==> flow/design.v <==
`timescale 1ps/1ps
module geofence ( clk,reset,X,Y,valid,is_inside);
  input clk;
  input reset;
  input [9:0] X;
  input [9:0] Y;
  output reg valid;
  output reg is_inside;
  reg me;
  reg  signed [11:0] ma,mb;
  wire signed [23:0] mo; 
  wire mv;
  multi_div #(
    .SIZE_A(12),
    .SIZE_B(12),
    .SIGNED(1),
    .STEP_SIZE(1) 
  ) multi_u1(
    .clk(clk),.reset(reset),
    .en(me),
    .select(1'b0),
    .a(ma),
    .b(mb),
    .P(mo),
    .div_zero(),
    .Valid(mv),
    .Busy()
  );
  reg [2:0] state;
  reg [2:0] state_counter_0,state_counter_1;
  reg [2:0] state_step;
  reg [9:0] check_point [1:0];
  reg [9:0] geofence_point [5:0][1:0];
  reg       check_signed;
  reg signed [26:0] DATA_REG;
  parameter READ_DATA     = 0;
  parameter SORT_POINT    = 1;
  parameter CHECK_IN_SIDE = 2;
  parameter DATA_OUT      = 3;
  integer i;
  always @(posedge clk or posedge reset) begin
    if (reset) begin
      state <= READ_DATA;
      state_step <= 0;
      state_counter_0 <= 0;
      state_counter_1 <= 0;
      me <= 0;
      is_inside <= 1;
    end else begin
      case (state)
        READ_DATA:begin
          if(state_counter_0==0)begin
            check_point[0] <= X;
            check_point[1] <= Y;
            state_counter_0 <= state_counter_0 + 1;
          end
          else begin
            if(state_counter_0 == 6)begin
              state <= SORT_POINT;
              state_counter_0 <= 1;
              state_counter_1 <= 2;
              me <= 0;
            end
            else state_counter_0 <= state_counter_0 + 1;
            geofence_point[state_counter_0-1][0] <= X;
            geofence_point[state_counter_0-1][1] <= Y;
          end 
        end
        SORT_POINT:begin
          case(state_step)
            0:begin
              ma <= (geofence_point[state_counter_0][0] - geofence_point[0][0]) ;  
              mb <= (geofence_point[state_counter_1][1] - geofence_point[0][1]) ;  
              me <= 1;
              state_step <= state_step + 1;
            end
            1:begin
              me <= 0;
              if(mv)begin
                me <= 1;
                DATA_REG <= mo; 
                state_step <= state_step + 1;
                ma <= (geofence_point[state_counter_0][1] - geofence_point[0][1]) ;  
                mb <= (geofence_point[state_counter_1][0] - geofence_point[0][0]) ;  
              end
            end
            2:begin
              me <= 0;
              if(mv)begin
                DATA_REG <= $signed($signed(DATA_REG)-$signed(mo));
                state_step <= state_step + 1;
              end
            end
            3:begin
                if( $signed(DATA_REG) <= 0 )begin
                  geofence_point[state_counter_0][0] <= geofence_point[state_counter_1][0]; 
                  geofence_point[state_counter_0][1] <= geofence_point[state_counter_1][1]; 
                  geofence_point[state_counter_1][0] <= geofence_point[state_counter_0][0]; 
                  geofence_point[state_counter_1][1] <= geofence_point[state_counter_0][1]; 
                end
              state_step <= state_step + 1;
            end
            4:begin
              if(state_counter_0==4)begin
                state <= CHECK_IN_SIDE;
                state_counter_0 <= 0;
                state_counter_1 <= 0;
              end
              else if(state_counter_1==5)begin
                state_counter_0 <= state_counter_0 + 1;
                state_counter_1 <= state_counter_0 + 2;
              end 
              else begin
                state_counter_1 <= state_counter_1 + 1;
              end
              state_step <= 0;
            end
          endcase
        end
        CHECK_IN_SIDE:begin
          case(state_step)
            0:begin 
              ma <= (geofence_point[state_counter_0][0] - check_point[0] );
              mb <= (geofence_point[ ((state_counter_0+1)==6 ? 0:(state_counter_0+1)) ][1] - geofence_point[state_counter_0][1] );
              me <= 1;
              state_step <= state_step + 1;
            end
            1:begin
              me <= 0;
              if(mv)begin
                DATA_REG <= mo;
                state_step <= state_step + 1;
              end
            end
            2:begin
              ma <= (geofence_point[state_counter_0][1] - check_point[1] );
              mb <= (geofence_point[ ((state_counter_0+1)==6 ? 0:(state_counter_0+1)) ][0] - geofence_point[state_counter_0][0]);
              me <= 1;
              state_step <= state_step + 1;
            end
            3:begin
              me <= 0;
              if(mv)begin
                if(state_counter_0==0) begin
                  check_signed <= (($signed(DATA_REG)-$signed(mo))>0)? 1:0;
                  state_counter_0 <= state_counter_0 + 1;
                end
                else begin
                  if(check_signed != ((($signed(DATA_REG)-$signed(mo))>0)? 1:0) )begin
                    is_inside <= 0;
                    state <= DATA_OUT;
                  end else if(state_counter_0==5)begin
                    state <= DATA_OUT;
                  end else begin
                    state_counter_0 <= state_counter_0 + 1;
                  end
                end
                state_step <= 0;
              end
            end
          endcase
        end
        default begin
          state <= READ_DATA;
          state_step <= 0;
          state_counter_0 <= 0;
          state_counter_1 <= 0;
          me <= 0;
          is_inside <= 1;
        end
      endcase
    end
  end
  always@(*)begin
    valid <= (state == DATA_OUT) ? 1'b1:1'b0;
  end
endmodule
module multi_div
#(
  parameter SIZE_A = 128,
  parameter SIZE_B = 64,
  parameter SIGNED = 0,
  parameter STEP_SIZE = 1 
)(
  input wire clk,reset,
  input wire en,
  input wire select,
  input wire [SIZE_A-1:0] a,
  input wire [SIZE_B-1:0] b,
  output reg [SIZE_A+SIZE_B-1:0] P,
  output reg div_zero,
  output reg Valid,
  output reg Busy
);
  parameter READ_IN       = 0,
            CALCULATE     = 1,
            PREPARE_DATA  = 2,
            DATA_OUT      = 3;
  reg [1:0] state;
  reg [9:0] state_counter;
  reg neg_signed;
  reg [SIZE_A-1:0] data_b;
  reg [SIZE_A+SIZE_B:0] r;   
  always@(*)begin
    Valid <= (state == DATA_OUT) ? 1'b1:1'b0;
    Busy  <= (state == CALCULATE || state == PREPARE_DATA) ? 1'b1:1'b0;
  end
  always@(posedge clk or posedge reset)begin
    if(reset)begin
      state <= READ_IN;
      state_counter <= 0;
    end else begin
      case(state)
        READ_IN   :begin
          if(en)begin
            if(select && b==0)begin
              state <= DATA_OUT;
              div_zero <= 1;
            end else begin
              state <= CALCULATE;
              div_zero <= 0;
            end 
            state_counter <= 0;
          end  
        end
        CALCULATE :begin
          if(state_counter == (SIZE_A/STEP_SIZE)-1)begin
            state <= PREPARE_DATA;
            state_counter <= 0;
          end
          else begin
            state_counter <= state_counter + 1;
          end
        end
        PREPARE_DATA:begin
          state <= DATA_OUT;
          state_counter <= 0;
        end
        DATA_OUT  :begin
          state <= READ_IN;
          state_counter <= 0;
        end
        default begin
          state <= READ_IN;
          state_counter <= 0;
        end
      endcase
    end
  end
  reg [SIZE_A-1:0] na;
  reg [SIZE_B-1:0] nb;
  reg in_select;
  integer i;
  always@(posedge clk or posedge reset)begin
    if(reset)begin
      r = 0;
      data_b = 0;
			P = 0;
      neg_signed = 0;
    end else begin
      case(state)
        READ_IN   :begin
          if(en)begin
            if(SIGNED)begin
              neg_signed = a[SIZE_A-1] ^ b[SIZE_B-1];
              na = a[SIZE_A-1] ? -a:a;
              nb = b[SIZE_B-1] ? -b:b;
            end
            else begin
              na = a;
              nb = b;
            end
            r = {na,1'b0,{SIZE_B{1'b0}}};
            data_b = nb;
            in_select = select;
          end  
        end
        CALCULATE :begin
          for(i=0;i<STEP_SIZE;i=i+1)begin 
          	r = r[SIZE_A+SIZE_B] ? ((r<<1)+data_b) : (r<<1);
          end
        end
        PREPARE_DATA:begin
          P = r[SIZE_A+SIZE_B-1:0];
          if(neg_signed)begin
            P = -P;
          end
        end
      endcase
    end
  end
endmodule
### From RTL to reports: geofence

What the tools print for geofence, step after step.
Lines are those of the file above, counted from 1.
Operators carry their Yosys type and port widths (W data, S select, Z words).
Cell names lack the library's common part.
Not given: n/a

| design | value |
|---|---|
| top module | geofence |
| clock port | clk |
| standard-cell library | sky130hd |
| timing corner | tt_025C_1v80 |

### Word level

Counts by Yosys on the flattened word-level netlist (proc, flatten, opt, wreduce). Print and check cells are left out.

| storage and ports | value |
|---|---|
| output and inout port bits | 2 |
| register bits | 280 |

| operators by class | value |
|---|---|
| reduce/logical cells | 49 |
| add/subtract/negate cells | 28 |
| magnitude comparators | 2 |
| equal/unequal tests | 132 |
| bitwise gates (word level) | 5 |
| mux-type cells | 201 |

Operators by type and width:

| cell | count |
|---|---|
| $mux W10 | 113 |
| $pmux W10 S12 | 3 |
| $pmux W10 S2 | 12 |
| $pmux W10 S6 | 3 |
| $pmux W12 S2 | 6 |
| $pmux W27 S2 | 2 |
| $sub A10 B10 Y11 | 8 |
| $reduce_and A7 Y1 | 12 |
| $mux W3 | 27 |
| $mux W27 | 3 |
| $eq A4 B3 Y1 const B | 17 |
| $eq A4 B4 Y1 const B | 16 |
| $ne A3 B3 Y1 const B | 20 |
| $pmux W3 S3 | 6 |
| $pmux W25 S2 | 1 |
| $mux W25 | 2 |
| $mux W12 | 4 |
| $eq A3 B3 Y1 const B | 13 |
| $eq A3 B2 Y1 const B | 12 |
| $ne A5 B5 Y1 const B | 7 |
| $ne A2 B2 Y1 const B | 17 |
| $eq A4 B2 Y1 const B | 8 |
| $logic_not A4 Y1 | 8 |
| $pmux W10 S3 | 1 |
| $sub A27 B24 Y28 | 1 |
| $gt A28 B1 Y1 const B | 1 |
| $le A27 B1 Y1 const B | 1 |
| $sub A27 B24 Y27 | 1 |

Other operator kinds: 40; their cells: 92.

### Depth

Yosys ltp: most cells in a row. Word level: on the elaborated netlist, between registers, memories and ports. Mapped: between sequential cells and ports; inverters and the memories' decode and read muxes count.

| depth | value |
|---|---|
| depth after elaboration | 12 |
| ABC_AREA | 0 |
| depth in mapped cells | 28 |

### Synthesis result

Source: synth_stat.txt of the flow (Yosys; design flattened, memories mapped). It holds for the ABC_AREA given above (unset counts as 0); a run with the other value may have another netlist.
The area totals of this step are shown rounded.

| mapped netlist | value |
|---|---|
| buffer cells | 189 |
| chip area (Yosys) | 23700 um2 |
| standard cells after synthesis | 2829 |
| flip-flops | 281 |

Cell types:

| type | count |
|---|---|
| edfxtp_1 | 190 |
| dfrtp_1 | 88 |
| ha_1 | 144 |
| nand2_1 | 442 |
| o21ai_0 | 238 |
| a21oi_1 | 207 |
| mux2i_1 | 79 |
| inv_1 | 168 |
| nor2_1 | 163 |
| o211ai_1 | 81 |
| clkbuf_1 | 138 |
| xnor2_1 | 57 |
| mux2_2 | 43 |
| xor2_1 | 55 |
| a221o_1 | 46 |
| nand2b_1 | 44 |
| nand3_1 | 54 |
| a222oi_1 | 26 |

Other cell types: 76; their cells: 566.
By module: a second synthesis without flattening, with its own total; a netlist apart from the flattened one above.

| second synthesis, totals | value |
|---|---|
| cells (unflattened synthesis) | 2854 |
| area (unflattened synthesis) | 24000 um2 |

Each row is one instance without its submodules.

Modules:

| module | instances | cells | area (um2) |
|---|---|---|---|
| geofence | 1 | 2303 | 19200 |
| multi_div | 1 | 551 | 4800 |

### Worst setup path after synthesis

OpenSTA on the mapped netlist: ideal clock, no wires. The path of least setup slack (recovery checks aside). Input and output delay are each 20% of the period. Register names are those of the netlist, which keeps one name where synthesis merged equal registers.

| timing path after synthesis | value |
|---|---|
| path type | input to register |
| from | input port reset |
| to | register ma[0] |
| delay of the path | 6.406 ns |
| driving pins on the path | 3 |
| required time | 4.978 ns |
| path slack | -2.005 ns |
| clock period | 5.5 ns |
| library setup time | 0.522 ns |
| launch time at the first pin | 1.100 ns |
| arrival | 6.984 ns |
| external input delay | 1.100 ns |
| period reached after synthesis | 7.505 ns |

"delay of the path" is the arrival time less input delay plus setup time.
"driving pins on the path": output pins that drive a net of the path, with the launching flip-flop's if there is one; two outputs of one cell count as two.
"period reached after synthesis" is the clock period less the worst setup slack; recovery checks do not enter. This is arithmetic on one report: input and output delays are still those of the set period (20% each).
Between the ends stands the longest chain of elaborated cells between them, by number of cells; it is not shown to be the way that was timed. Of several equally long chains one is given.
A line is the first line of the expression or statement that the cell stems from. Yosys adds cells for indexed reads and writes and turns some case tables into memories.
At most two assigning lines are given for a register; there are more.

| between the ends, after synthesis | value |
|---|---|
| cells stage by stage | inv_1 > o21ai_0 > a2111oi_0 |
| cells in the longest elaborated chain | 2 |
| elaborated cells between the ends (all ways) | 2 |
| RTL lines with such cells | 0 |

Ends and longest elaborated chain, after synthesis:

| element | RTL line | source |
|---|---|---|
| start: declaration | 4 | `input reset;` |
| $not A1 Y1 | n/a |  |
| $reduce_and A5 Y1 | n/a |  |
| end: assignment | 72 | `ma <= (geofence_point[state_counter_0][0] - geofence_point[0][0]) ;` |
| end: assignment | 83 | `ma <= (geofence_point[state_counter_0][1] - geofence_point[0][1]) ;` |
| end: declaration | 10 | `reg  signed [11:0] ma,mb;` |

### Path in the finished layout

Path of least setup slack in the final report of record 1 (OpenROAD, finished layout, wires in). Where an end is a register, its clock arrival counts in the times.

| timing path after layout | value |
|---|---|
| path type | register to register |
| from | register state_counter_0[1] |
| to | register mb[10] |
| launch time at the first pin | 0.57 ns |
| path slack | -1.03 ns |
| library setup time | 0.14 ns |
| arrival | 4.86 ns |
| clock period | 3.41 ns |
| required time | 3.83 ns |
| driving pins on the path | 26 |

Between the ends stands the longest chain of elaborated cells between them, by number of cells; it is not shown to be the way that was timed. Of several equally long chains one is given.
At most two assigning lines are given for a register; there are more.

| between the ends, after layout | value |
|---|---|
| cells stage by stage | dfrtp_2 > ha_4 > nor2b_4 > or2_4 > nand2_4 > o21ai_4 > buf_6 > a222oi_1 > nand2_2 > nor2_2 > o21ai_1 > o31ai_2 > ha_2 > fa_2 > nor2b_4 > o21ai_2 > a21boi_2 > o21ai_1 > nand2b_1 > and2_4 > o21a_1 > o21ai_1 > nand2b_1 > a211oi_2 > a21oi_1 > a21oi_1 |
| cells in the longest elaborated chain | 12 |
| elaborated cells between the ends (all ways) | 59 |

Ends and longest elaborated chain, after layout:

| element | RTL line | source |
|---|---|---|
| start: declaration | 30 | `reg [2:0] state_counter_0,state_counter_1;` |
| start: assignment | 55 | `state_counter_0 <= state_counter_0 + 1;` |
| start: assignment | 64 | `else state_counter_0 <= state_counter_0 + 1;` |
| $add A3 B1 Y4 | 137 | `mb <= (geofence_point[ ((state_counter_0+1)==6 ? 0:(state_counter_0+1)) ][0] - geofence_point[state_counter_0] ...` |
| $eq A4 B3 Y1 | 137 |  |
| $mux W3 | 137 |  |
| $sub A3 B3 Y3 | 137 |  |
| $add A4 B1 Y4 | 137 |  |
| $eq A4 B4 Y1 | 137 |  |
| $pmux W10 S12 | 137 |  |
| $mux W10 | 121 | `case(state_step)` |
| $mux W10 | 50 | `case (state)` |
| $sub A10 B10 Y11 | 137 |  |
| $pmux W12 S2 | 121 |  |
| $pmux W12 S2 | 50 |  |
| end: assignment | 73 | `mb <= (geofence_point[state_counter_1][1] - geofence_point[0][1]) ;` |
| end: assignment | 84 | `mb <= (geofence_point[state_counter_1][0] - geofence_point[0][0]) ;` |
| end: declaration | 10 | `reg  signed [11:0] ma,mb;` |

geofence through Yosys and OpenROAD on sky130hd: 6 stored runs, unordered, with their settings and measured results. The constraints put input and output delay at 20% of the set period each and load the outputs with 0.01 pF.
"achieved clock period" is the run's clock period less its worst setup slack. It is reckoned from that one timing run; input and output delays stay at 20% of the period that was set.
"power": no workload was simulated; the value follows from the tool's default switching activity.
Values from the reports are rounded here.

#### Record 1

| setting | value |
|---|---|
| period_ns | `3.41` |
| CAP_MARGIN | `20` |
| CORE_MARGIN | `2` |
| CORE_UTILIZATION | `40` |
| SLEW_MARGIN | `20` |

| result | value |
|---|---|
| power | 0.00792 W |
| utilization | 52.0 % |
| achieved clock period | 4.444 ns |
| synthesized cell area | 23700 um2 |
| standard-cell area after layout | 30500 um2 |
| post-route setup TNS | -13.8 ns |
| setup slack of the worst path | -1.03 ns |
| die outline area | 61200 um2 |

#### Record 2

| setting | value |
|---|---|
| period_ns | `5.3` |
| CAP_MARGIN | `20` |
| CORE_MARGIN | `2` |
| CORE_UTILIZATION | `40` |
| SLEW_MARGIN | `20` |

| result | value |
|---|---|
| power | 0.00508 W |
| utilization | 44.6 % |
| achieved clock period | 4.959 ns |
| synthesized cell area | 23700 um2 |
| standard-cell area after layout | 26200 um2 |
| post-route setup TNS | 0.000 ns |
| setup slack of the worst path | 0.341 ns |
| die outline area | 61200 um2 |

#### Record 3

| setting | value |
|---|---|
| CORE_UTILIZATION | `52` |
| period_ns | `5.3` |
| CAP_MARGIN | `20` |
| CORE_MARGIN | `2` |
| SLEW_MARGIN | `20` |

| result | value |
|---|---|
| power | 0.005 W |
| utilization | 57.3 % |
| achieved clock period | 4.949 ns |
| synthesized cell area | 23700 um2 |
| standard-cell area after layout | 25900 um2 |
| post-route setup TNS | 0.000 ns |
| setup slack of the worst path | 0.351 ns |
| die outline area | 47300 um2 |

#### Record 4

| setting | value |
|---|---|
| CELL_PAD_IN_SITES_GLOBAL_PLACEMENT | `3` |
| CORE_ASPECT_RATIO | `1.32` |
| CORE_MARGIN | `8` |
| CORE_UTILIZATION | `72` |
| CTS_CLUSTER_DIAMETER | `220` |
| GPL_ROUTABILITY_DRIVEN | `1` |
| GPL_TIMING_DRIVEN | `0` |
| PLACE_DENSITY | `0.52` |
| SETUP_SLACK_MARGIN | `0.92` |
| period_ns | `3.37` |
| CAP_MARGIN | `20` |
| SLEW_MARGIN | `20` |

Incomplete, placement halted on GPL-0301.

#### Record 5

| setting | value |
|---|---|
| ABC_AREA | `1` |
| CELL_PAD_IN_SITES_GLOBAL_PLACEMENT | `3` |
| CORE_ASPECT_RATIO | `1.14` |
| CTS_CLUSTER_DIAMETER | `122` |
| GPL_ROUTABILITY_DRIVEN | `0` |
| GPL_TIMING_DRIVEN | `0` |
| HOLD_SLACK_MARGIN | `-0.02` |
| MAX_ROUTING_LAYER | `met4` |
| PLACE_DENSITY_LB_ADDON | `0.07` |
| SETUP_SLACK_MARGIN | `-0.38` |
| period_ns | `5.18` |
| CAP_MARGIN | `20` |
| CORE_MARGIN | `2` |
| CORE_UTILIZATION | `40` |
| SLEW_MARGIN | `20` |

| result | value |
|---|---|
| power | 0.00533 W |
| utilization | 45.2 % |
| achieved clock period | 5.326 ns |
| synthesized cell area | 23600 um2 |
| standard-cell area after layout | 26500 um2 |
| post-route setup TNS | -0.731 ns |
| setup slack of the worst path | -0.146 ns |
| die outline area | 61000 um2 |

#### Record 6

| setting | value |
|---|---|
| CELL_PAD_IN_SITES_GLOBAL_PLACEMENT | `3` |
| CORE_ASPECT_RATIO | `1.14` |
| CTS_CLUSTER_DIAMETER | `122` |
| GPL_ROUTABILITY_DRIVEN | `0` |
| GPL_TIMING_DRIVEN | `0` |
| HOLD_SLACK_MARGIN | `-0.02` |
| PLACE_DENSITY_LB_ADDON | `0.07` |
| period_ns | `5.18` |
| CAP_MARGIN | `20` |
| CORE_MARGIN | `2` |
| CORE_UTILIZATION | `40` |
| SLEW_MARGIN | `20` |

| result | value |
|---|---|
| power | 0.00522 W |
| utilization | 46.1 % |
| achieved clock period | 5.064 ns |
| synthesized cell area | 23700 um2 |
| standard-cell area after layout | 27000 um2 |
| post-route setup TNS | 0.000 ns |
| setup slack of the worst path | 0.116 ns |
| die outline area | 61200 um2 |
